==> flow/design.v <==
/*verilator lint_off UNUSEDSIGNAL*/
/*verilator lint_off MULTITOP*/
/*verilator lint_off WIDTH*//*verilator lint_off LATCH*/
module fadd_sub(
  input logic        clk_i,
  input logic [31:0] operand_a,
  input logic [31:0] operand_b,
  output logic[31:0] result_o
);
  logic [7:0]  a_exponent, b_exponent;             
  logic [7:0]  result_exponent;
  logic [23:0] a_mantissa, b_mantissa;             
  logic [24:0] result_mantissa;
  logic        a_sign, b_sign, result_sign;        
  logic [23:0] tmp_mantissa;
  logic [7:0]  in_e, out_e;
  logic [24:0] in_m, out_m;
  logic [7:0]  diff;
always_ff@(posedge(clk_i))
begin
  a_sign <= operand_a[31];
  b_sign <= operand_b[31];
  if(operand_a[30:23]==0)
    begin
      a_exponent <= (operand_a[22:0] != 0)? 8'b00000001 : 8'b00000000;
      a_mantissa <= {1'b0,operand_a[22:0]};
    end
  else
    begin
      a_exponent <= operand_a[30:23];
      a_mantissa <= {1'b1,operand_a[22:0]};
    end
  if(operand_b[30:23]==0)
    begin
      b_exponent <= (operand_b[22:0] != 0)? 8'b00000001 : 8'b00000000;
      b_mantissa <= {1'b0,operand_b[22:0]};
    end
  else
    begin
      b_exponent <= operand_b[30:23];
      b_mantissa <= {1'b1,operand_b[22:0]};
    end
end
always_comb
begin
  diff         = 8'd0;
  tmp_mantissa = 24'd0;
  if(a_exponent == b_exponent)
    begin
      result_exponent = a_exponent;
      if(a_sign == b_sign)                                                     
        begin
          result_sign           = a_sign;
          result_mantissa       = a_mantissa + b_mantissa;
        end
      else                                                                    
        begin
          if(a_mantissa > b_mantissa)
            begin
              result_sign     = a_sign;
              result_mantissa = a_mantissa - b_mantissa;
            end
          else
            begin
              result_sign     = b_sign;
              result_mantissa = b_mantissa - a_mantissa;
            end
        end
    end
  else                                                                               
    begin
      if(a_exponent > b_exponent)
        begin
          result_sign     = a_sign;
          result_exponent = a_exponent;
          diff            = a_exponent - b_exponent;
          tmp_mantissa    = b_mantissa >> diff;
          if(a_sign == b_sign)
            result_mantissa = a_mantissa + tmp_mantissa;
          else
            result_mantissa = a_mantissa - tmp_mantissa;
        end
      else
        begin
          result_sign      = b_sign;
          result_exponent  = b_exponent;
          diff             = b_exponent - a_exponent;
          tmp_mantissa     = a_mantissa >> diff;
          if(a_sign == b_sign)
            result_mantissa  = b_mantissa + tmp_mantissa;
          else
            result_mantissa  = b_mantissa - tmp_mantissa;
        end
    end
  if(result_mantissa[24]==1)
    begin
      result_exponent = result_exponent + 8'd1;
      result_mantissa = result_mantissa >> 1;
    end
  result_o = {result_sign, result_exponent, result_mantissa[22:0]};
end
endmodule
# [From RTL to reports: fadd_sub]
# The steps from the RTL of fadd_sub to its reports follow in flow order.
# Lines are those of the file above, counted from 1.
# Operators: Yosys type, input widths -> output width; for muxes data width and select width s.
# Cell names lack the library's common part.
# The mark -- stands for no value.
[setup] top_module="fadd_sub" clk_port="clk_i" library="sky130hd" pvt_corner="tt_025C_1v80"

# [Elaborated design]
# Yosys after proc, flatten, opt, wreduce and memory -nomap, before mapping. Enables and synchronous resets that opt folds into registers are not counted as muxes. Memory bits, and registers merged into a memory's read port (data or address), are not among the register bits. Print and check cells are not counted. Equal cells are merged and count once.
[word_totals] register_bits=66 inputBits=65 wordCells=46
[op_classes] add_sub_neg=10 cmp=2 n_eq=2 shifts=2 mux=20 reduce_logical=4
[op_table] cell="$mux 25" count=6
[op_table] cell="$sub 24x24->25" count=4
[op_table] cell="$add 24x24->25" count=3
[op_table] cell="$shr 24x8->24" count=2
[op_table] cell="$mux 24" count=2
[op_table] cell="$reduce_bool 23->1" count=2
[op_table] cell="$mux 8" count=5
[op_table] cell="$gt 24x24->1" count=1
[op_table] cell="$mux 23" count=1
[op_table] cell="$sub 8x8->8" count=2
[op_table] cell="$logic_not 8->1" count=2
[op_table] cell="$add 8x1->8 const B" count=1
[op_table] cell="$gt 8x8->1" count=1
[op_table] cell="$eq 8x8->1" count=1
[op_table] cell="$mux 1" count=6
[op_table] cell="$eq 1x1->1" count=1

# [Longest topological paths]
# Longest topological path by Yosys (ltp), each cell counted once; first at word level (registers and memories cut), then after technology mapping (sequential cells cut; the memories' decode and read muxes count).
[depth] word_depth=7 ABC_AREA=0 ltp_mapped=40

# [Synthesis result]
# Yosys stat after the flow's synthesis: flattened, memories mapped to cells. It holds for the ABC_AREA given above (unset counts as 0); a run with the other value may have another netlist.
[synth_totals] cells=1402 synth_area_um2=10412.5 seqArea_um2=1321.3 flip_flops=66 buffers=83
[types] type="ha_1" count=113 area_total_um2=1.41E+03
[types] type="dfxtp_1" count=66 area_total_um2=1.32E+03
[types] type="a21oi_1" count=119 area_total_um2=595.571
[types] type="mux2i_1" count=59 area_total_um2=590.566
[types] type="o21ai_0" count=106 area_total_um2=530.509
[types] type="xnor2_1" count=54 area_total_um2=472.954
[types] type="nand2_1" count=125 area_total_um2=469.2
[types] type="inv_1" count=115 area_total_um2=431.664
[types] type="nor2_1" count=112 area_total_um2=420.403
[types] type="mux4_2" count=18 area_total_um2=405.389
[types] type="clkbuf_1" count=57 area_total_um2=213.955
[types] type="a21o_1" count=26 area_total_um2=195.187
[types] type="nand3_1" count=38 area_total_um2=190.182
[types] type="nor3_1" count=37 area_total_um2=185.178
[types] type="xor2_1" count=20 area_total_um2=175.168
[types] type="o21bai_1" count=22 area_total_um2=165.158
[types] type="mux4_1" count=6 area_total_um2=157.651
[types] type="nor4_1" count=25 area_total_um2=156.4
# Other cell types: 67; their cells: 284.

# [Timing after synthesis]
# Path of least setup slack by OpenSTA after synthesis, without wires, with an ideal clock, recovery checks aside; 20% of the period is set as input and as output delay. Where synthesis merged equal registers, the netlist keeps one of their names.
[synth_timing] path_kind="register to output" from="register a_exponent[0]" to="output result_o[30]" clock_period_ns=12.0 arrival_ns=7.356 required_ns=9.600 path_slack_ns=2.244 delay_ns=7.356 path_stages=37 n_path_buf=2 synth_period_reached_ns=9.756
# "delay_ns" = arrival - input delay + setup time.
# A path that ends at an output port has no setup time.
# "path_stages": output pins that drive a net of the path, with the launching flip-flop's if there is one; two outputs of one cell count as two.
# "synth_period_reached_ns" = period - worst setup slack (recovery checks aside). The figure is calculated, with input and output delays left at 20% of the set period.
# Between the ends stands the longest chain of elaborated cells between them, by number of cells; it is not shown to be the way that was timed. Of several equally long chains one is given.
# Each line given opens the expression or statement behind the cell; cells for indexed reads and writes are added by Yosys, which also makes memories of some case tables.
[synth_between] cell_sequence="dfxtp_1 > inv_1 > ha_1 > fa_1 > nand3b_1 > a21oi_1 > o21a_4 > buf_8 > mux4_1 > mux2i_2 > mux2i_1 > a22oi_1 > o21ai_0 > inv_1 > ha_1 > inv_1 > or4_4 > nor3_4 > nand2_1 > or2_2 > a22oi_1 > o32ai_1 > ha_1 > a21o_1 > a21oi_1 > nor2_1 > a21oi_1 > o211a_1 > o31ai_1 > a21oi_1 > nand3_1 > o22ai_1 > o21bai_1 > nor3_1 > buf_4 > nor4_2 > xnor2_1" elab_chain_cells=7 cells_between=18 cone_lines=14 classes_between="add/sub (7); compare (1); eq/ne (1); shift (2); mux (7)"
[synth_rtl] element="from (decl)" line=10 text="logic [7:0]  a_exponent, b_exponent;"
[synth_rtl] element="from (assign)" line=25 text="a_exponent <= (operand_a[22:0] != 0)? 8'b00000001 : 8'b00000000;"
[synth_rtl] element="from (assign)" line=30 text="a_exponent <= operand_a[30:23];"
[synth_rtl] element="$sub 8x8->8" line=87 text="diff             = b_exponent - a_exponent;"
[synth_rtl] element="$shr 24x8->24" line=88 text="tmp_mantissa     = a_mantissa >> diff;"
[synth_rtl] element="$sub 24x24->25" line=92 text="result_mantissa  = b_mantissa - tmp_mantissa;"
[synth_rtl] element="$mux 25" line=89 text="if(a_sign == b_sign)"
[synth_rtl] element="$mux 25" line=72 text="if(a_exponent > b_exponent)"
[synth_rtl] element="$mux 25" line=48 text="if(a_exponent == b_exponent)"
[synth_rtl] element="$mux 8" line=95 text="if(result_mantissa[24]==1)"
[synth_rtl] element="to (decl)" line=8 text="output logic[31:0] result_o"

# [Timing after layout]
# From the final timing report of entry A: the path of least setup slack in the routed layout; clock arrival at registers is part of the times.
[layout_timing] path_kind="register to output" from="register a_exponent[0]" to="output result_o[15]" clock_period_ns=11.7 arrival_ns=8.90 required_ns=9.36 path_slack_ns=0.46 path_stages=38 n_path_buf=4
# Between the ends stands the longest chain of elaborated cells between them, by number of cells; it is not shown to be the way that was timed. Of several equally long chains one is given.
[layout_between] cell_sequence="dfxtp_1 > inv_1 > ha_1 > fa_1 > nand3b_1 > a21oi_4 > o21a_4 > buf_6 > mux4_2 > mux2i_1 > buf_4 > mux2i_1 > a22oi_1 > o21ai_0 > inv_1 > ha_1 > inv_1 > or4_4 > [... 2 more ...] > or2_2 > a22oi_1 > o32ai_1 > ha_1 > a21o_1 > a21oi_1 > nor2_1 > a21oi_1 > o211a_1 > o31ai_1 > a21oi_2 > nor2_1 > nand3_1 > mux2i_1 > nor3_4 > buf_4 > mux2i_1 > clkdlybuf4s50_1" elab_chain_cells=7 cells_between=15 cone_lines=13 classes_between="add/sub (6); compare (1); eq/ne (1); shift (2); mux (5)"
[layout_rtl] element="from (decl)" line=10 text="logic [7:0]  a_exponent, b_exponent;"
[layout_rtl] element="from (assign)" line=25 text="a_exponent <= (operand_a[22:0] != 0)? 8'b00000001 : 8'b00000000;"
[layout_rtl] element="from (assign)" line=30 text="a_exponent <= operand_a[30:23];"
[layout_rtl] element="$sub 8x8->8" line=87 text="diff             = b_exponent - a_exponent;"
[layout_rtl] element="$shr 24x8->24" line=88 text="tmp_mantissa     = a_mantissa >> diff;"
[layout_rtl] element="$sub 24x24->25" line=92 text="result_mantissa  = b_mantissa - tmp_mantissa;"
[layout_rtl] element="$mux 25" line=89 text="if(a_sign == b_sign)"
[layout_rtl] element="$mux 25" line=72 text="if(a_exponent > b_exponent)"
[layout_rtl] element="$mux 25" line=48 text="if(a_exponent == b_exponent)"
[layout_rtl] element="$mux 23" line=95 text="if(result_mantissa[24]==1)"
[layout_rtl] element="to (decl)" line=8 text="output logic[31:0] result_o"

# Flow measurements of fadd_sub on sky130hd: 5 stored runs with different settings, listed in no order. Input and output delays are each 20% of the period that was set; the output load is 0.01 pF.
# "timing.achieved_period_ns" = clock period - worst setup slack. The figure is calculated, with input and output delays left at 20% of the set period.
# "worst_path_allowed_less_slack_ns" means the part of the period allowed to the worst setup path (the constraints hold back 20% at inputs and 20% at outputs) less its slack; where the path has registers, the arrival times of their clocks count too.
# "power_w" is the tool's figure for a default switching activity; nothing was simulated.
run="entry A" settings CORE_UTILIZATION=46 period_ns=11.7 CAP_MARGIN=20 CORE_MARGIN=2 SLEW_MARGIN=20
run="entry A" results timing.achieved_period_ns=11.244 finish.stdcell_area_um2=12036.5 die_area_um2=23854.8 power_w=0.002487 ws_setup_ns=0.456 timing.setup.tns_ns=0.000 worst_path_allowed_less_slack_ns=8.90 worst_path_kind="register to output" synth_area_um2=10412.5
run="entry B" settings ABC_AREA=1 CAP_MARGIN=35 CELL_PAD_IN_SITES_DETAIL_PLACEMENT=0 CORE_UTILIZATION=43 GPL_ROUTABILITY_DRIVEN=1 PLACE_DENSITY=0.69 SETUP_SLACK_MARGIN=-0.31 period_ns=7.18 CORE_MARGIN=2 SLEW_MARGIN=20
run="entry B" results timing.achieved_period_ns=7.786 finish.stdcell_area_um2=17307.8 die_area_um2=27343.9 power_w=0.005997 ws_setup_ns=-0.606 timing.setup.tns_ns=-17.821 worst_path_allowed_less_slack_ns=6.35 worst_path_kind="register to output" synth_area_um2=11195.7
run="entry C" settings ABC_AREA=0 CAP_MARGIN=40 CELL_PAD_IN_SITES_DETAIL_PLACEMENT=2 CORE_ASPECT_RATIO=1.46 CORE_MARGIN=3 CORE_UTILIZATION=40 CTS_CLUSTER_DIAMETER=192 CTS_CLUSTER_SIZE=31 GPL_TIMING_DRIVEN=0 HOLD_SLACK_MARGIN=-0.09 MAX_ROUTING_LAYER="met4" MIN_ROUTING_LAYER="met1" PLACE_DENSITY=0.45 SETUP_SLACK_MARGIN=-0.01 period_ns=9.5 SLEW_MARGIN=20
run="entry C" outcome="not finished: routing ended with error GRT-0232"
run="entry D" settings CORE_UTILIZATION=40 SETUP_SLACK_MARGIN=1.51 period_ns=11.7 CAP_MARGIN=20 CORE_MARGIN=2 SLEW_MARGIN=20
run="entry D" results timing.achieved_period_ns=10.104 finish.stdcell_area_um2=13115.1 die_area_um2=27337.3 power_w=0.002765 ws_setup_ns=1.596 timing.setup.tns_ns=0.000 worst_path_allowed_less_slack_ns=7.76 worst_path_kind="register to output" synth_area_um2=10412.5
run="entry E" settings ABC_AREA=1 CAP_MARGIN=0 CELL_PAD_IN_SITES_GLOBAL_PLACEMENT=3 CORE_ASPECT_RATIO=0.51 CORE_UTILIZATION=47 CTS_CLUSTER_SIZE=62 GPL_ROUTABILITY_DRIVEN=0 GPL_TIMING_DRIVEN=0 MAX_ROUTING_LAYER="met5" MIN_ROUTING_LAYER="met1" PLACE_DENSITY=0.73 SETUP_SLACK_MARGIN=2.38 SLEW_MARGIN=35 TNS_END_PERCENT=95 period_ns=14.7 CORE_MARGIN=2
run="entry E" outcome="not finished: placement ended with error GPL-0301"
